==> flow/design.v <==
module fifo_simple #(
  parameter DP = 32,
  parameter DW = 24,
  parameter CUT_READY = 1,
  parameter ZEROOUT_WHENEMPTY = 0
) (
  input               clk,
  input               rst_n,
  input               w_req,
  output              unfull,
  input  [DW-1:0]     data_i,
  input               r_req,
  output              unempty,
  output [DW-1:0]     data_o
);
localparam AW = $clog2(DP);
reg [DW-1:0] mem [0:DP-1];
reg [AW-1:0] wptr;
reg [AW-1:0] rptr;
reg [AW:0]   cnt;
wire do_w = w_req & unfull;
wire do_r = r_req & unempty;
assign unfull  = (cnt != DP);
assign unempty = (cnt != 0);
assign data_o  = (ZEROOUT_WHENEMPTY != 0 && !unempty) ? {DW{1'b0}} : mem[rptr];
always @(posedge clk) begin
  if (do_w)
    mem[wptr] <= data_i;
end
always @(posedge clk) begin
  if (!rst_n) begin
    wptr <= 0;
    rptr <= 0;
    cnt  <= 0;
  end else begin
    if (do_w)
      wptr <= (wptr == DP-1) ? {AW{1'b0}} : wptr + 1'b1;
    if (do_r)
      rptr <= (rptr == DP-1) ? {AW{1'b0}} : rptr + 1'b1;
    case ({do_w, do_r})
      2'b10: cnt <= cnt + 1'b1;
      2'b01: cnt <= cnt - 1'b1;
      default: cnt <= cnt;
    endcase
  end
end
endmodule
module axis_1553_decoder #(
    parameter clock_speed = 20000000,
    parameter sample_rate = 2000000,
    parameter bit_slice_offset = 0,
    parameter invert_data = 0,
    parameter sample_select = 0
  ) 
  (
    input   aclk,
    input   arstn,
    input   parity_set,  
    output reg  [15:0]  m_axis_tdata,
    output reg          m_axis_tvalid,
    output reg  [7:0]   m_axis_tuser,
    input               m_axis_tready,
    input       [1:0]   diff
  );
    localparam integer base_1553_clock_rate = 1000000;
    localparam integer samples_per_mhz = sample_rate / base_1553_clock_rate;
    localparam integer cycles_per_mhz = clock_speed / base_1553_clock_rate;
    localparam integer delay_time = cycles_per_mhz * 4;
    localparam integer samples_to_skip = ((cycles_per_mhz > samples_per_mhz) ? cycles_per_mhz / samples_per_mhz : 0);
    localparam integer round_sample_select = ((sample_select == 0) ? samples_to_skip/2 : sample_select % samples_to_skip);
    localparam integer bit_rate_per_mhz = samples_per_mhz;
    localparam integer round_bit_slice_offset = ((cycles_per_mhz > samples_per_mhz) ? ((bit_slice_offset == 0) ? bit_rate_per_mhz/4 : bit_slice_offset % bit_rate_per_mhz) : 0);
    localparam integer sync_pulse_len = bit_rate_per_mhz * 3;
    localparam integer bits_per_trans = 20;
    localparam integer synth_bits_per_trans = (bits_per_trans*bit_rate_per_mhz);
    localparam diff_wait    = 5'h01;
    localparam data_cap     = 5'h03;
    localparam data_reduce  = 5'h07;
    localparam parity_gen   = 5'h0F;
    localparam trans        = 5'h1F;
    localparam error        = 5'h00;
    localparam [sync_pulse_len-1:0]sync_cmd_stat = {{sync_pulse_len/2{1'b0}}, {sync_pulse_len/2{1'b1}}};
    localparam [sync_pulse_len-1:0]sync_data     = {{sync_pulse_len/2{1'b1}}, {sync_pulse_len/2{1'b0}}};
    localparam cmd_data = 3'b010;
    localparam cmd_cmnd = 3'b100;
    localparam [(bit_rate_per_mhz)-1:0]bit_pattern = {{bit_rate_per_mhz/2{1'b1}}, {bit_rate_per_mhz/2{1'b0}}};
    localparam [synth_bits_per_trans-1:0]synth_clk = {bits_per_trans{bit_pattern}};
    integer bit_slice_index;
    reg [synth_bits_per_trans-1:0] reg_data;
    reg parity_bit;
    reg delay_bit;
    reg [4:0]  state;
    reg [15:0] data;
    reg [7:0]  cmd;
    reg [1:0]  p_diff;
    reg [clogb2(samples_to_skip):0]        skip_counter;
    reg [clogb2(delay_time)-1:0]           pause_counter;
    reg [clogb2(synth_bits_per_trans)-1:0] trans_counter;
    always @(posedge aclk) begin
      if(arstn == 1'b0) begin
        pause_counter <= delay_time-1;
      end else begin
        case (state)
          data_cap, diff_wait: begin
            pause_counter <= delay_time-1;
            if(diff[0] == diff[1]) begin
              pause_counter <= pause_counter - 1;
              if(pause_counter == 0) begin
                pause_counter <= 0;
              end
            end
          end
          default:
            pause_counter <= delay_time-1;
        endcase
      end
    end
    always @(posedge aclk) begin
      if(arstn == 1'b0) begin
        m_axis_tdata  <= 0;
        m_axis_tvalid <= 0;
        m_axis_tuser  <= 0;
      end else begin
        m_axis_tdata <= m_axis_tdata;
        m_axis_tvalid<= m_axis_tvalid;
        m_axis_tuser <= m_axis_tuser;
        case (state)
                  trans: begin
            m_axis_tdata  <= data;
            m_axis_tuser  <= cmd;
            m_axis_tvalid <= 1'b1;
          end
                          default: begin
            if(m_axis_tready == 1'b1) begin
              m_axis_tdata  <= 0;
              m_axis_tvalid <= 0;
              m_axis_tuser  <= 0;
            end
          end
          endcase
      end
    end
    always @(posedge aclk) begin
      if(arstn == 1'b0) begin
        state           <= error;
        data            <= 0;
        cmd             <= 0;
        parity_bit      <= 0;
        delay_bit       <= 0;
            end else begin
        case (state)
          diff_wait: begin
            state <= diff_wait;
            cmd           <= 0;
            data          <= 0;
            parity_bit    <= 0;
            delay_bit     <= 0;
            if(pause_counter == 0) begin
              delay_bit <= 1'b1;
            end
            if((diff[0] ^ diff[1]) && (skip_counter == 0)) begin
              state <= data_cap;
            end
          end
          data_cap: begin
            state <= data_cap;
                                if(trans_counter == 0) begin
              if(reg_data[synth_bits_per_trans-1:synth_bits_per_trans-sync_pulse_len] == sync_cmd_stat) begin
                state <= data_reduce;
                cmd[7:5] <= cmd_cmnd;
              end
              if(reg_data[synth_bits_per_trans-1:synth_bits_per_trans-sync_pulse_len] == sync_data) begin
                state <= data_reduce;
                cmd[7:5] <= cmd_data;
              end
            end
                      if(pause_counter == 0) begin
              state <= diff_wait;
              cmd   <= 0;
            end
          end
          data_reduce: begin
            state <= parity_gen;
            for(bit_slice_index = 0; bit_slice_index < 16; bit_slice_index = bit_slice_index + 1) begin
              data[bit_slice_index] <= (invert_data > 0 ? ~reg_data[bit_rate_per_mhz*(bit_slice_index+1)+round_bit_slice_offset] : reg_data[bit_rate_per_mhz*(bit_slice_index+1)+round_bit_slice_offset]);
            end
            parity_bit <= (invert_data > 0 ? ~reg_data[round_bit_slice_offset] : reg_data[round_bit_slice_offset]);
            cmd[1] <= (invert_data > 0 ? 1'b1 : 1'b0);
            cmd[2] <= delay_bit;
          end
          parity_gen: begin
            state <= trans;
            cmd[0] <= ~(~(^data) ^ parity_bit ^ parity_set);
          end
          trans:
            state <= diff_wait;
          default:
            state <= diff_wait;
        endcase
      end
    end
    always @(posedge aclk) begin
      if(arstn == 1'b0) begin
        p_diff        <= 2'b11;
        skip_counter  <= 0;
      end else begin
        p_diff <= diff;
        case (state)
          diff_wait, data_cap: begin
            skip_counter <= (samples_to_skip == 0 ? 0 : (skip_counter + 1) % samples_to_skip);          if((state == diff_wait) && (diff[0] == diff[1])) begin
              skip_counter <= skip_counter;
            end
            if((pause_counter == 0) && (diff[0] == diff[1])) begin
              skip_counter <= 0;
            end
            if((p_diff[0] == 0) && (diff[0] == 1)) begin
              skip_counter <= 0;
            end
            if((p_diff[1] == 0) && (diff[1] == 1)) begin
              skip_counter <= 0;
            end
          end
          error: begin
            p_diff        <= 2'b11;
            skip_counter  <= 0;
          end
          default: begin
            skip_counter <= (samples_to_skip == 0 ? 0 : (skip_counter + 1) % samples_to_skip);
          end
        endcase
      end
    end
      always @(posedge aclk) begin
      if(arstn == 1'b0) begin
        reg_data      <= synth_clk;
        trans_counter <= synth_bits_per_trans-1;
      end else begin
        case (state)
                  data_cap: begin
            if(skip_counter == round_sample_select) begin
              reg_data <= {reg_data[synth_bits_per_trans-2:0], p_diff[0]};
              trans_counter <= trans_counter - 1;
            end
            if((pause_counter == 0) && (diff[0] == diff[1])) begin
              reg_data <= synth_clk;
            end
            if(trans_counter == 0) begin
              trans_counter <= 0;
            end
          end
          trans: begin
            reg_data      <= synth_clk;
            trans_counter <= synth_bits_per_trans-1;
          end
          error: begin
            reg_data      <= synth_clk;
            trans_counter <= synth_bits_per_trans-1;
          end
          default: begin
            trans_counter <= synth_bits_per_trans-1;
          end
        endcase
      end
    end
    function integer clogb2;
      input [31:0] value;
      begin
          value = value - 1;
          for (clogb2 = 0; value > 0; clogb2 = clogb2 + 1) begin
              value = value >> 1;
          end
      end
    endfunction
endmodule
module axis_1553_encoder #(
    parameter clock_speed = 2000000,
    parameter sample_rate = 2000000
) 
(
    input aclk,
    input arstn,
    input parity_set,  
    input   [15:0]  s_axis_tdata,
    input           s_axis_tvalid,
    input   [7:0]   s_axis_tuser,
    output          s_axis_tready,
    output  reg [1:0]   diff,
    output  reg         en_diff
);
    localparam integer base_1553_clock_rate = 1000000;
    localparam integer samples_per_mhz = sample_rate / base_1553_clock_rate;
    localparam integer cycles_per_mhz = clock_speed / base_1553_clock_rate;
    localparam integer samples_to_skip = ((cycles_per_mhz > samples_per_mhz) ? cycles_per_mhz / samples_per_mhz - 1 : 0); 
    localparam integer bit_rate_per_mhz = samples_per_mhz;
    localparam integer delay_time = cycles_per_mhz * 4;
    localparam integer sync_pulse_len = bit_rate_per_mhz * 3;
    localparam integer bits_per_trans = 20;
    localparam integer synth_bits_per_trans = (bits_per_trans*bit_rate_per_mhz);
    localparam [(bit_rate_per_mhz)-1:0]bit_pattern = {{bit_rate_per_mhz/2{1'b1}}, {bit_rate_per_mhz/2{1'b0}}};
    localparam [synth_bits_per_trans-1:0]synth_clk = {bits_per_trans{bit_pattern}};
    localparam data_cap     = 3'd1;
    localparam data_invert  = 3'd2;
    localparam parity_gen   = 3'd3;
    localparam process_data = 4;
    localparam pause_ck     = 3'd5;
    localparam trans        = 3'd6;
    localparam error        = 3'd0;
    localparam [sync_pulse_len-1:0]sync_cmd_stat = {{sync_pulse_len/2{1'b0}}, {sync_pulse_len/2{1'b1}}};
    localparam [sync_pulse_len-1:0]sync_data     = {{sync_pulse_len/2{1'b1}}, {sync_pulse_len/2{1'b0}}};
    localparam cmd_data = 3'b010;
    localparam cmd_cmnd = 3'b100;
    localparam enable_diff_output = 1'b1;
    integer xor_index;
    integer cycle_index;
    reg [synth_bits_per_trans-1:0]reg_data;
    reg parity_bit;
    reg [2:0]  state;
    reg [15:0] data;
    reg [15:0] r_data;
    reg [7:0]  cmd;
    reg [clogb2(samples_to_skip):0]         skip_counter;
    reg [clogb2(delay_time)-1:0]            pause_counter;
    reg [clogb2(synth_bits_per_trans)-1:0]  trans_counter;
    reg [clogb2(synth_bits_per_trans)-1:0]  prev_trans_counter;
    assign s_axis_tready = (state == data_cap ? arstn : 0);
    always @(posedge aclk) begin
      if(arstn == 1'b0) begin
        pause_counter <= delay_time-1;
      end else begin
        case (state)
          trans:
            pause_counter <= delay_time-1;
          default: begin
            pause_counter <= pause_counter - 1;
            if(pause_counter == 0) begin
              pause_counter <= 0;
            end
          end
        endcase
      end
    end
    always @(posedge aclk) begin
      if(arstn == 1'b0) begin
        data        <= 0;
        cmd         <= 0;
      end else begin
        case (state)
          data_cap: begin
            if(s_axis_tvalid == 1'b1) begin
              data <= s_axis_tdata;
              cmd  <= s_axis_tuser;
            end
          end
          trans: begin
            data <= 0;
            cmd  <= 0;
          end
          default:begin
            data <= data;
            cmd  <= cmd;
          end
        endcase
      end
    end
    always @(posedge aclk) begin
      if(arstn == 1'b0) begin
        state       <= error;
        parity_bit  <= 0;
        reg_data    <= synth_clk;
      end else begin
        case (state)
          data_cap: begin
            state <= data_cap;
            reg_data <= synth_clk;
            parity_bit <= 0;
            r_data     <= 0;
            if(s_axis_tvalid == 1'b1) begin
              state <= data_invert;
            end
          end
          data_invert: begin
            state <= parity_gen;
            r_data <= data;
            if(cmd[1] == 1'b1) begin
              r_data <= ~data;
            end
          end
          parity_gen: begin
            state <= process_data;
            parity_bit <= (^r_data) ^ parity_set;
          end
          process_data: begin
            state <= pause_ck;
            if(cmd[2] == 1'b0) begin
                state <= trans;
            end
            case (cmd[7:5])
              cmd_data:
                reg_data[synth_bits_per_trans-1:synth_bits_per_trans-sync_pulse_len] <= sync_data;
              cmd_cmnd:
                reg_data[synth_bits_per_trans-1:synth_bits_per_trans-sync_pulse_len] <= sync_cmd_stat;
              default:
                reg_data[synth_bits_per_trans-1:synth_bits_per_trans-sync_pulse_len] <= 0;
            endcase
            reg_data[bit_rate_per_mhz-1:0] <= reg_data[bit_rate_per_mhz-1:0] ^ {bit_rate_per_mhz{parity_bit}} ^ {bit_rate_per_mhz{cmd[0]}};
            for(xor_index = 0; xor_index < 16; xor_index = xor_index + 1) begin
              for(cycle_index = (bit_rate_per_mhz*xor_index)+(bit_rate_per_mhz); cycle_index < (bit_rate_per_mhz*xor_index)+(bit_rate_per_mhz*2); cycle_index = cycle_index + 1)
                reg_data[cycle_index] <= reg_data[cycle_index] ^ r_data[xor_index];
            end
          end
          pause_ck: begin
            state <= pause_ck;
            if(pause_counter == 0) begin
              state <= trans;
            end
          end
          trans: begin
            state <= trans;
            if((trans_counter == 0) && (prev_trans_counter == 0) && (skip_counter == samples_to_skip)) begin
              state <= data_cap;
            end
          end
          default:
            state <= data_cap;
        endcase
      end
    end
    always @(posedge aclk) begin
      if(arstn == 1'b0) begin
        diff                <= 0;
        en_diff             <= ~enable_diff_output;
        trans_counter       <= synth_bits_per_trans-1;
        prev_trans_counter  <= synth_bits_per_trans-1;
      end 
      else begin
        prev_trans_counter <= trans_counter;
        case (state)
          trans: begin
            skip_counter <= skip_counter + 1;
            en_diff <= enable_diff_output;
            diff[0] <= reg_data[trans_counter];
            diff[1] <= ~reg_data[trans_counter];
            if(skip_counter == samples_to_skip) begin
              trans_counter <= trans_counter - 1;
              skip_counter <= 0;
            end
                      if(trans_counter == 0) begin
              trans_counter <= 0;
            end
          end
          default: begin
                      diff                <= 0;
            skip_counter        <= 0;
            en_diff             <= ~enable_diff_output;
            trans_counter       <= synth_bits_per_trans-1;
            prev_trans_counter  <= synth_bits_per_trans-1;
          end
          endcase
      end
    end
    function integer clogb2;
      input [31:0] value;
      begin
          value = value - 1;
          for (clogb2 = 0; value > 0; clogb2 = clogb2 + 1) begin
              value = value >> 1;
          end
      end
    endfunction
endmodule
module Core_1553B
(
  input clk,
  input rst_n,
  input parity_set,
  input  r_fifo_rd,
  output r_fifo_unempty,
  output [23:0] r_fifo_data,
  input  w_fifo_wd,
  output w_fifo_unfull,
  input  [23:0] w_fifo_data,
  input  [1:0] rx_1553,
  output [1:0] tx_1553,
  output en_tx_1553
);
wire [15:0]   m1553_decoder_data;
wire          m1553_decoder_valid;
wire [ 7:0]   m1553_decoder_user;
wire          m1553_decoder_ready;
wire [15:0]   m1553_encoder_data;
wire          m1553_encoder_valid;
wire [ 7:0]   m1553_encoder_user;
wire          m1553_encoder_ready;
axis_1553_decoder mil1553_decoder (
  .aclk(clk),
  .arstn(rst_n),
  .parity_set   (parity_set),
  .m_axis_tdata(m1553_decoder_data),
  .m_axis_tvalid(m1553_decoder_valid),
  .m_axis_tuser(m1553_decoder_user),
  .m_axis_tready(m1553_decoder_ready),
  .diff(rx_1553)
);
fifo_simple #(
  .DP           (32),
  .DW           (16+8),
  .CUT_READY    (1),
  .ZEROOUT_WHENEMPTY  (0)
) decoder_fifo (
  .clk        (clk),
  .rst_n      (rst_n),
  .w_req      (m1553_decoder_valid),
  .unfull     (m1553_decoder_ready),
  .data_i     ({m1553_decoder_user, m1553_decoder_data}),
  .r_req      (r_fifo_rd),
  .unempty    (r_fifo_unempty),
  .data_o     (r_fifo_data)
);
axis_1553_encoder mil1553_encoder (
  .aclk(clk),
  .arstn(rst_n),
  .parity_set   (parity_set),
  .s_axis_tdata(m1553_encoder_data),
  .s_axis_tvalid(m1553_encoder_valid),
  .s_axis_tuser(m1553_encoder_user),
  .s_axis_tready(m1553_encoder_ready),
  .diff(tx_1553),
  .en_diff(en_tx_1553)
);
fifo_simple #(
  .DP           (32),
  .DW           (16+8),
  .CUT_READY    (1),
  .ZEROOUT_WHENEMPTY  (0)
) encoder_fifo (
  .clk        (clk),
  .rst_n      (rst_n),
  .w_req      (w_fifo_wd),
  .unfull     (w_fifo_unfull),
  .data_i     (w_fifo_data),
  .r_req      (m1553_encoder_ready),
  .unempty    (m1553_encoder_valid),
  .data_o     ({m1553_encoder_user, m1553_encoder_data})
);
endmodule
module APB_Slave_Interface#(
    parameter DATAWIDTH = 32,
    parameter REGSNUM = 8
)(
    APB_CLK,
    APB_RESETn,
    APB_RDATA,
    APB_READY,
    APB_SLVERR,
    APB_STRB,
    APB_PROT,
    APB_ADDR,
    APB_ENABLE,
    APB_WRITE,
    APB_WDATA,
    APB_SEL,
    RegsDataOut,
    RegsDataIn,
    beWrdOut,
    beReadOut,
    RegsAddrOut
);
function integer clogb2( 
    input integer data
);
begin
    if(data == 0)
        clogb2 = 1;
    else if(data != 0)
        for(clogb2 = 0; data > 0;clogb2 = clogb2 + 1)
            data = data >> 1;
end
endfunction
localparam REGS_ADDRWIDTH = clogb2(REGSNUM-1);
localparam ADDR_LSB = (DATAWIDTH/32) + 1;
localparam APB_STRB_WIDTH = (DATAWIDTH<=32) ? 4 : 8;
input                               APB_CLK;
input                               APB_RESETn;
output       [DATAWIDTH-1 : 0]      APB_RDATA;
output                              APB_READY;
output                              APB_SLVERR;
input wire  [APB_STRB_WIDTH-1 : 0]  APB_STRB;
input wire  [2 : 0]                 APB_PROT;
input wire                          APB_ENABLE;
input wire                          APB_WRITE;
input wire  [DATAWIDTH-1 : 0]       APB_WDATA;
input wire  [DATAWIDTH-1 : 0]       APB_ADDR;
input wire                          APB_SEL;
output wire [DATAWIDTH*REGSNUM-1 : 0]  RegsDataOut;
input wire  [DATAWIDTH*REGSNUM-1 : 0]  RegsDataIn;
output reg                              beWrdOut;
output reg                              beReadOut;
output reg  [REGS_ADDRWIDTH-1 : 0]      RegsAddrOut;
wire        [REGS_ADDRWIDTH-1 : 0]      regsAddr;
assign regsAddr = APB_ADDR[REGS_ADDRWIDTH+ADDR_LSB-1 : ADDR_LSB];
reg [DATAWIDTH-1 : 0] APB_RDATA_R;
reg APB_READY_R;
reg APB_SLVERR_R;
assign APB_RDATA = APB_RDATA_R;
assign APB_READY = APB_READY_R;
assign APB_SLVERR = APB_SLVERR_R;
reg [DATAWIDTH-1 : 0] DeviceRegs [REGSNUM-1 : 0];
wire [DATAWIDTH-1:0] DeviceRegs_r [REGSNUM-1 : 0];
genvar i;
generate
    for(i=0; i<REGSNUM; i = i+1) begin: link_regs
        assign RegsDataOut[(i+1)*DATAWIDTH-1 : i*DATAWIDTH] = DeviceRegs[i];
        assign DeviceRegs_r[i] = RegsDataIn[(i+1)*DATAWIDTH-1 : i*DATAWIDTH];
    end
endgenerate
localparam First  = 2'd0;
localparam Second = 2'd1;
localparam Third  = 2'd2;
reg [1 : 0] APBState;
integer k;
always @(posedge APB_CLK or negedge APB_RESETn )
begin
    if (!APB_RESETn) begin
        APBState <= First;
        APB_RDATA_R <= 0;
        APB_READY_R <= 0;
        APB_SLVERR_R <= 0;
        RegsAddrOut <= 0;
        beWrdOut <= 0;
        beReadOut <= 0;
        for(k=0; k<REGSNUM; k=k+1)begin
            DeviceRegs[k] <= 0;
        end
    end
    else begin
        case(APBState)
            First: begin
                if(APB_SEL && (regsAddr < REGSNUM)) begin
                    RegsAddrOut <= regsAddr;
                    APBState <= Second;
                end
            end
            Second: begin
                if(APB_ENABLE) begin
                    if(APB_WRITE) begin
                        beWrdOut <= 1;
                        DeviceRegs[regsAddr] <= APB_WDATA;
                    end
                    else begin
                        beReadOut <= 1;
                        APB_RDATA_R <= DeviceRegs_r[RegsAddrOut];
                    end
                    APB_READY_R <= 1;
                    APB_SLVERR_R <= 0;
                    APBState <= Third;
                end
            end
            Third: begin
                APB_READY_R <= 0;
                APB_SLVERR_R <= 0;
                beWrdOut <= 0;
                beReadOut <= 0;
                APBState <= First;
            end
            default: APBState <= First;
        endcase
    end
end
endmodule
module Top_1553B_APB
(
  APB_CLK,
  APB_RESETn,
  APB_RDATA,
  APB_READY,
  APB_SLVERR,
  APB_STRB,
  APB_PROT, 
  APB_ADDR,
  APB_ENABLE,
  APB_WRITE,
  APB_WDATA,
  APB_SEL,
  rx0_1553,
  tx0_1553,
  tx0_en,
  rx1_1553,
  tx1_1553,
  tx1_en
);
localparam DATAWIDTH = 32;
localparam APB_STRB_WIDTH = 8;
localparam REGSNUM = 8;
localparam REGS_ADDRWIDTH = 3;
input                               APB_CLK;
input                               APB_RESETn;
output [DATAWIDTH-1 : 0]            APB_RDATA;
output                              APB_READY;
output                              APB_SLVERR;
input  [APB_STRB_WIDTH-1 : 0]       APB_STRB;
input  [2 : 0]                      APB_PROT;
input  [DATAWIDTH-1 : 0]            APB_ADDR;
input                               APB_ENABLE;
input                               APB_WRITE;
input  [DATAWIDTH-1 : 0]            APB_WDATA;
input                               APB_SEL;
input     [1:0] rx0_1553;
output    [1:0] tx0_1553;
output    tx0_en;
input     [1:0] rx1_1553;
output    [1:0] tx1_1553;
output    tx1_en;
wire [DATAWIDTH*REGSNUM-1 : 0]    RegsDataOut;
wire [DATAWIDTH*REGSNUM-1 : 0]    RegsDataIn;
wire                              beWrdOut;
wire                              beReadOut;
wire [REGS_ADDRWIDTH-1 : 0]       RegsAddrOut;
APB_Slave_Interface#(
    .DATAWIDTH  (DATAWIDTH),
    .REGSNUM    (REGSNUM)
)APB_Inter_inst(
    .APB_CLK(APB_CLK),
    .APB_RESETn(APB_RESETn),
    .APB_RDATA(APB_RDATA),
    .APB_READY(APB_READY),
    .APB_SLVERR(APB_SLVERR),
    .APB_STRB(APB_STRB),
    .APB_PROT(APB_PROT), 
    .APB_ADDR(APB_ADDR),
    .APB_ENABLE(APB_ENABLE),
    .APB_WRITE(APB_WRITE),
    .APB_WDATA(APB_WDATA),
    .APB_SEL(APB_SEL),
    .RegsDataOut (RegsDataOut),
    .RegsDataIn  (RegsDataIn),
    .beWrdOut    (beWrdOut),
    .beReadOut   (beReadOut),
    .RegsAddrOut (RegsAddrOut)
);
wire [DATAWIDTH-1:0] rxreg_one_read;
assign RegsDataIn[3*DATAWIDTH-1 : 2*DATAWIDTH]= rxreg_one_read;
wire rxreg_one_read_sel = beReadOut & (RegsAddrOut == 2);
assign rxreg_one_read[30:24] = 0;
wire [DATAWIDTH-1:0] txreg_one_write = RegsDataOut[4*DATAWIDTH-1 : 3*DATAWIDTH];
wire txreg_one_write_sel = beWrdOut & (RegsAddrOut == 3);
wire [DATAWIDTH-1:0] txreg_one_read;
assign RegsDataIn[4*DATAWIDTH-1 : 3*DATAWIDTH] = txreg_one_read;
assign txreg_one_read[31:1] = 0;
assign RegsDataIn[2*DATAWIDTH-1 : 0] = 0;
assign RegsDataIn[DATAWIDTH*REGSNUM-1 : 4*DATAWIDTH] = 0;
assign tx1_1553 = 2'b00;
assign tx1_en = 1'b0;
Core_1553B CoreOne_inst
(
  .clk              (APB_CLK),
  .rst_n            (APB_RESETn),
  .parity_set       (1'b0),
  .r_fifo_rd        (rxreg_one_read_sel),
  .r_fifo_unempty   (rxreg_one_read[31]),
  .r_fifo_data      (rxreg_one_read[23:0]),
  .w_fifo_wd        (txreg_one_write_sel),
  .w_fifo_unfull    (txreg_one_read[0]),
  .w_fifo_data      (txreg_one_write[23:0]),
  .rx_1553          (rx0_1553),
  .tx_1553          (tx0_1553),
  .en_tx_1553       (tx0_en)
);
endmodule
Step by step through the tools: Top_1553B_APB

Tool output for the design above, in the order of the flow.
Lines are those of the file above, counted from 1.
Cell names lack the library's common part.
The mark n/a stands for no value.

Top: Top_1553B_APB
Clock input: APB_CLK
Cell library: sky130hd
Timing corner: tt_025C_1v80

After elaboration

Yosys after proc, flatten, opt, wreduce and memory -nomap, before mapping. Print and check cells are not counted.
Memory sizes are those after Yosys's memory passes, which may raise the word count (mostly to a power of two), join words into wider ones and drop unused or constant bits.

Shift operators: 1
Equality and inequality tests: 47
Reduce/logical cells: 66
Magnitude comparators: 1
Add/subtract/negate cells: 14
Mux-type cells: 134
Divide/modulo/power cells: 1
Bitwise gates (word level): 54

Operators by type and width:

| cell                                                 | count |
| modulo 32 x 4 -> 32 bit (second input constant)      | 1 |
| parallel mux 1 bit (select 2 bit)                    | 55 |
| parallel mux 32 bit (select 3 bit)                   | 1 |
| parallel mux 40 bit (select 2 bit)                   | 1 |
| 2-to-1 mux 40 bit                                    | 2 |
| 2-to-1 mux 5 bit                                     | 14 |
| parallel mux 16 bit (select 2 bit)                   | 2 |
| 2-to-1 mux 16 bit                                    | 4 |
| 2-to-1 mux 24 bit                                    | 2 |
| parallel mux 6 bit (select 2 bit)                    | 4 |
| variable part select 40 x 6 -> 1 bit                 | 1 |
| bitwise XOR 1 bit                                    | 34 |
| adder 33 x 1 -> 33 bit (second input constant)       | 1 |
| zero test 33 bit                                     | 1 |
| XOR reduction 16 bit                                 | 2 |
| 2-to-1 mux 3 bit                                     | 10 |
| nonzero test 2 bit                                   | 14 |
| equality test 5 bit (second input constant)          | 5 |
| AND reduction 2 bit                                  | 12 |
| equality test 3 bit (second input constant)          | 8 |
| subtractor 6 x 1 -> 6 bit (second input constant)    | 4 |
| 2-to-1 mux 8 bit                                     | 3 |
| 2-to-1 mux 6 bit                                     | 4 |
| adder 5 x 1 -> 5 bit (second input constant)         | 4 |
| parallel mux 5 bit (select 4 bit)                    | 1 |
| equality test 3 x 2 -> 1 bit (second input constant) | 6 |
| zero test 6 bit                                      | 3 |
| parallel mux 3 bit (select 6 bit)                    | 1 |

Not listed: further kinds 46, cells in them 118.

Register bits: 348
Output and inout port bits: 40
RAM bits: 1536
Word width x clocked read ports: 48
Memories kept: 2
Input bits: 84

Memory list:

| memory                        | depth | width | read ports | wr ports | line | RTL |
| CoreOne_inst.decoder_fifo.mem | 32    | 24    | 1          | 1        | 17   | `reg [DW-1:0] mem [0:DP-1];` |
| CoreOne_inst.encoder_fifo.mem | 32    | 24    | 1          | 1        | 17   |  |

Logic depth

Longest topological path by Yosys (ltp), each cell counted once; first at word level (registers and memories cut), then after technology mapping (sequential cells cut; the memories' decode and read muxes count).

Depth in word-level cells: 7
ABC_AREA: 0
Mapped depth: 15

After synthesis

The flow's flattened synthesis, as Yosys stat reports it; memories are mapped. The netlist is that of the ABC_AREA named above (0 if unset); the other value can give another one.

Cell count: 3522
Area of sequential cells: 47857.1 um2
Flip-flops: 1681
Chip area (Yosys): 65854.4 um2

Cell types:

| cell     | count | area in all (um2) |
| edfxtp_1 | 1393  | 4.18E+04 |
| mux4_2   | 431   | 9706.81 |
| dfxtp_1  | 236   | 4.72E+03 |
| dfrtp_1  | 51    | 1.28E+03 |
| nor2_1   | 212   | 795.763 |
| xor2_1   | 75    | 656.88 |
| nand2_1  | 168   | 630.605 |
| mux2i_1  | 52    | 520.499 |
| ha_1     | 39    | 487.968 |
| a21oi_1  | 87    | 435.418 |
| xnor2_1  | 48    | 420.403 |
| clkbuf_1 | 105   | 394.128 |
| o21ai_0  | 70    | 350.336 |
| a22o_1   | 33    | 289.027 |
| mux2_2   | 25    | 281.52 |
| nand3_1  | 51    | 255.245 |
| buf_4    | 31    | 232.723 |
| nor3_1   | 45    | 225.216 |

Not listed: further types 58, cells in them 370.
The figures by module come from a second, unflattened synthesis with its own total; it is not the netlist above.

Cell total of the unflattened synthesis: 5123
Area total of the unflattened synthesis: 84529.8 um2

Each row is one instance without its submodules.

Modules:

| module              | sequential area (um2) | cells | instances | area (um2) |
| fifo_simple         | 23482.5               | 1534  | 2         | 30395.4 |
| APB_Slave_Interface | 7433.4                | 941   | 1         | 12976.2 |
| axis_1553_encoder   | 3193.1                | 589   | 1         | 6103.4 |
| axis_1553_decoder   | 2182.1                | 519   | 1         | 4609.4 |
| Top_1553B_APB       | 0.0                   | 6     | 1         | 50.0 |
| Core_1553B          | 0.0                   | 0     | 1         | 0.0 |

Path before layout

OpenSTA on the mapped netlist: ideal clock, no wires. The path of least setup slack (recovery checks aside). Input and output delay are each 20% of the period. Register names are those of the netlist, which keeps one name where synthesis merged equal registers.

Path type: input port to flip-flop
Start: input port APB_RESETn
End: register CoreOne_inst.encoder_fifo.cnt[5]
Stages on the path: 13
External input delay: 2.000 ns
Arrival: 4.408 ns
Data required time: 9.928 ns
Slack: 5.520 ns
Path delay: 2.480 ns
Time at the first pin: 2.000 ns
Path buffers: 3
Clock period: 10.0 ns
Period reached after synthesis: 4.48 ns

"path delay" is the arrival time less input delay plus setup time.
"stages on the path": output pins that drive a net of the path, with the launching flip-flop's if there is one; two outputs of one cell count as two.
"period reached after synthesis" is the clock period less the worst setup slack; recovery checks do not enter. This is arithmetic on one report: input and output delays are still those of the set period (20% each).
The rows between start and end are the longest chain of elaborated cells between them; the timing report does not say that the signal goes this way. Where chains are equally long, one stands for them.
A line is the first line of the expression or statement that the cell stems from. Yosys adds cells for indexed reads and writes and turns some case tables into memories.
At most two assigning lines are given for a register; there are more.

Cells stage by stage: clkbuf_1 clkinv_1 clkbuf_1 buf_1 nor2_1 ha_1 ha_1 a21o_1 a21oi_1 o21bai_1 a21oi_1 mux2i_1 mux2i_1
Cells in the longest elaborated chain: 4
Elaborated cells on any way between the ends: 6
RTL lines with such cells: 3
Classes of those cells: 2 x eq/ne; 2 x mux; 1 x logic; 1 x reduce/logical

Ends and longest elaborated chain, post-synthesis:

| element                           | line | RTL |
| from (decl)                       | 696  | `input                               APB_RESETn;` |
| 2-to-1 mux 1 bit                  | 325  | `assign s_axis_tready = (state == data_cap ? arstn : 0);` |
| bitwise AND 1 bit                 | 22   | `wire do_r = r_req & unempty;` |
| equality test 2 x 1 -> 1 bit      | 40   | `case ({do_w, do_r})` |
| parallel mux 6 bit (select 2 bit) | 40   |  |
| to (assign)                       | 41   | `2'b10: cnt <= cnt + 1'b1;` |
| to (assign)                       | 42   | `2'b01: cnt <= cnt - 1'b1;` |
| to (decl)                         | 20   | `reg [AW:0]   cnt;` |

Some nets on the timed path still bear RTL names; the line given drives or declares the net.

Named nets, post-synthesis:

| net                            | line |
| CoreOne_inst.encoder_fifo.do_r | 22 |

Path in the finished layout

From the final timing report of record 1: the path of least setup slack in the routed layout; clock arrival at registers is part of the times.

Path type: flip-flop to flip-flop
Start: register CoreOne_inst.decoder_fifo.cnt[1]
End: register CoreOne_inst.decoder_fifo.cnt[5]
Data required time: 4.91 ns
Clock period: 4.19 ns
Arrival: 3.78 ns
Stages on the path: 13
Time at the first pin: 0.78 ns
Slack: 1.13 ns
Path buffers: 0

The rows between start and end are the longest chain of elaborated cells between them; the timing report does not say that the signal goes this way. Where chains are equally long, one stands for them.
At most two assigning lines are given for a register; there are more.

Cells stage by stage: dfxtp_1 nor4_4 nand2_1 o211ai_1 inv_1 ha_2 ha_1 a21o_1 a21oi_2 o21bai_1 a21oi_1 mux2i_1 mux2i_1
Cells in the longest elaborated chain: 4
Elaborated cells on any way between the ends: 10
RTL lines with such cells: 7
Classes of those cells: 2 x add/sub; 3 x eq/ne; 1 x mux; 2 x logic; 2 x reduce/logical

Ends and longest elaborated chain, post-layout:

| element                           | line | RTL |
| from (decl)                       | 20   | `reg [AW:0]   cnt;` |
| from (assign)                     | 41   | `2'b10: cnt <= cnt + 1'b1;` |
| from (assign)                     | 42   | `2'b01: cnt <= cnt - 1'b1;` |
| nonzero test 6 bit                | 24   | `assign unempty = (cnt != 0);` |
| bitwise AND 1 bit                 | 22   | `wire do_r = r_req & unempty;` |
| equality test 2 x 1 -> 1 bit      | 40   | `case ({do_w, do_r})` |
| parallel mux 6 bit (select 2 bit) | 40   |  |
| to (assign)                       | 41   |  |
| to (assign)                       | 42   |  |
| to (decl)                         | 20   |  |

Some nets on the timed path still bear RTL names; the line given drives or declares the net.

Named nets, post-layout:

| net                            | line |
| CoreOne_inst.decoder_fifo.do_r | 22 |

==> runs of Top_1553B_APB <==
Measured data: module Top_1553B_APB, platform sky130hd, 4 stored runs of the flow under differing settings, order arbitrary. Input and output delays are each 20% of the period that was set; the output load is 0.01 pF.
By "critical path time" is meant the share of the clock period that the worst setup path is allowed (20% is reserved at inputs, 20% at outputs), minus its slack. Clock arrival times at its registers enter into it.

## Record 1

==> flow/run.sh <==
#!/bin/bash
# the make line also repeats the synthesis and layout settings of config.mk as NAME=value (left out here)
make -C /OpenROAD-flow-scripts/flow DESIGN_CONFIG=/design/flow/config.mk WORK_HOME=/design/flow/orfs CLKGATE_MAP_FILE= finish
==> flow/config.mk <==
export PLATFORM = sky130hd
export DESIGN_NAME = Top_1553B_APB
export DESIGN_NICKNAME = Top_1553B_APB
export VERILOG_FILES = /design/flow/design.v
export SDC_FILE = /design/flow/constraint.sdc
export NUM_CORES = 4
export LEC_CHECK = 0
export CAP_MARGIN = 20
export CORE_MARGIN = 2
export CORE_UTILIZATION = 40
export SETUP_SLACK_MARGIN = 0.99
export SLEW_MARGIN = 20
==> flow/constraint.sdc <==
create_clock -name core_clock -period 4.19 [get_ports {APB_CLK}]
set_input_delay 0.8380 -clock core_clock [delete_from_list [all_inputs] [get_ports {APB_CLK}]]
set_output_delay 0.8380 -clock core_clock [all_outputs]
set_load 0.01 [all_outputs]

| result of record 1 | value |
|---|---|
| synthesized cell area | 65854.4 um2 |
| worst setup slack after layout | 1.130 ns |
| std-cell area (final layout) | 75716.4 um2 |
| die size | 167899.0 um2 |
| critical path time | 3.06 ns |
| critical path kind | flip-flop to flip-flop |
| worst hold slack | 0.450 ns |

## Record 2

==> flow/run.sh <==
#!/bin/bash
# the make line also repeats the synthesis and layout settings of config.mk as NAME=value (left out here)
make -C /OpenROAD-flow-scripts/flow DESIGN_CONFIG=/design/flow/config.mk WORK_HOME=/design/flow/orfs CLKGATE_MAP_FILE= finish
==> flow/config.mk <==
export PLATFORM = sky130hd
export DESIGN_NAME = Top_1553B_APB
export DESIGN_NICKNAME = Top_1553B_APB
export VERILOG_FILES = /design/flow/design.v
export SDC_FILE = /design/flow/constraint.sdc
export NUM_CORES = 4
export LEC_CHECK = 0
export ABC_AREA = 0
export CAP_MARGIN = 20
export CELL_PAD_IN_SITES_DETAIL_PLACEMENT = 1
export CELL_PAD_IN_SITES_GLOBAL_PLACEMENT = 1
export CORE_ASPECT_RATIO = 1.47
export CORE_MARGIN = 5
export CORE_UTILIZATION = 48
export GPL_ROUTABILITY_DRIVEN = 0
export GPL_TIMING_DRIVEN = 1
export MAX_ROUTING_LAYER = met4
export MIN_ROUTING_LAYER = met1
export PLACE_DENSITY_LB_ADDON = 0.03
export SETUP_SLACK_MARGIN = -0.0
export SLEW_MARGIN = 20
export TNS_END_PERCENT = 75
==> flow/constraint.sdc <==
create_clock -name core_clock -period 2.86 [get_ports {APB_CLK}]
set_input_delay 0.5720 -clock core_clock [delete_from_list [all_inputs] [get_ports {APB_CLK}]]
set_output_delay 0.5720 -clock core_clock [all_outputs]
set_load 0.01 [all_outputs]

| result of record 2 | value |
|---|---|
| die size | 144841.0 um2 |
| std-cell area (final layout) | 75962.9 um2 |
| worst setup slack after layout | 0.130 ns |
| synthesized cell area | 65854.4 um2 |
| worst hold slack | 0.389 ns |
| critical path time | 2.73 ns |
| critical path kind | flip-flop to flip-flop |

## Record 3

==> flow/run.sh <==
#!/bin/bash
# the make line also repeats the synthesis and layout settings of config.mk as NAME=value (left out here)
make -C /OpenROAD-flow-scripts/flow DESIGN_CONFIG=/design/flow/config.mk WORK_HOME=/design/flow/orfs CLKGATE_MAP_FILE= finish
==> flow/config.mk <==
export PLATFORM = sky130hd
export DESIGN_NAME = Top_1553B_APB
export DESIGN_NICKNAME = Top_1553B_APB
export VERILOG_FILES = /design/flow/design.v
export SDC_FILE = /design/flow/constraint.sdc
export NUM_CORES = 4
export LEC_CHECK = 0
export ABC_AREA = 0
export CAP_MARGIN = 20
export CELL_PAD_IN_SITES_DETAIL_PLACEMENT = 1
export CELL_PAD_IN_SITES_GLOBAL_PLACEMENT = 1
export CORE_ASPECT_RATIO = 1.47
export CORE_MARGIN = 5
export CORE_UTILIZATION = 48
export CTS_CLUSTER_DIAMETER = 270
export GPL_ROUTABILITY_DRIVEN = 0
export GPL_TIMING_DRIVEN = 1
export MAX_ROUTING_LAYER = met5
export MIN_ROUTING_LAYER = met1
export PLACE_DENSITY_LB_ADDON = 0.03
export SETUP_SLACK_MARGIN = -0.0
export SLEW_MARGIN = 20
export TNS_END_PERCENT = 75
==> flow/constraint.sdc <==
create_clock -name core_clock -period 2.86 [get_ports {APB_CLK}]
set_input_delay 0.5720 -clock core_clock [delete_from_list [all_inputs] [get_ports {APB_CLK}]]
set_output_delay 0.5720 -clock core_clock [all_outputs]
set_load 0.01 [all_outputs]

| result of record 3 | value |
|---|---|
| worst hold slack | 0.391 ns |
| synthesized cell area | 65854.4 um2 |
| critical path time | 2.72 ns |
| critical path kind | flip-flop to flip-flop |
| std-cell area (final layout) | 75949.1 um2 |
| worst setup slack after layout | 0.143 ns |
| die size | 144841.0 um2 |

## Record 4

==> flow/run.sh <==
#!/bin/bash
# the make line also repeats the synthesis and layout settings of config.mk as NAME=value (left out here)
make -C /OpenROAD-flow-scripts/flow DESIGN_CONFIG=/design/flow/config.mk WORK_HOME=/design/flow/orfs CLKGATE_MAP_FILE= finish
==> flow/config.mk <==
export PLATFORM = sky130hd
export DESIGN_NAME = Top_1553B_APB
export DESIGN_NICKNAME = Top_1553B_APB
export VERILOG_FILES = /design/flow/design.v
export SDC_FILE = /design/flow/constraint.sdc
export NUM_CORES = 4
export LEC_CHECK = 0
export ABC_AREA = 0
export CAP_MARGIN = 20
export CELL_PAD_IN_SITES_DETAIL_PLACEMENT = 0
export CELL_PAD_IN_SITES_GLOBAL_PLACEMENT = 1
export CORE_MARGIN = 10
export CORE_UTILIZATION = 48
export GPL_ROUTABILITY_DRIVEN = 0
export GPL_TIMING_DRIVEN = 1
export MAX_ROUTING_LAYER = met4
export MIN_ROUTING_LAYER = met2
export PLACE_DENSITY_LB_ADDON = 0.03
export SETUP_SLACK_MARGIN = -0.0
export SLEW_MARGIN = 20
==> flow/constraint.sdc <==
create_clock -name core_clock -period 2.86 [get_ports {APB_CLK}]
set_input_delay 0.5720 -clock core_clock [delete_from_list [all_inputs] [get_ports {APB_CLK}]]
set_output_delay 0.5720 -clock core_clock [all_outputs]
set_load 0.01 [all_outputs]

| result of record 4 | value |
|---|---|
| worst hold slack | 0.395 ns |
| std-cell area (final layout) | 76171.8 um2 |
| die size | 152412.0 um2 |
| synthesized cell area | 65854.4 um2 |
| worst setup slack after layout | 0.070 ns |
| critical path time | 2.79 ns |
| critical path kind | flip-flop to flip-flop |
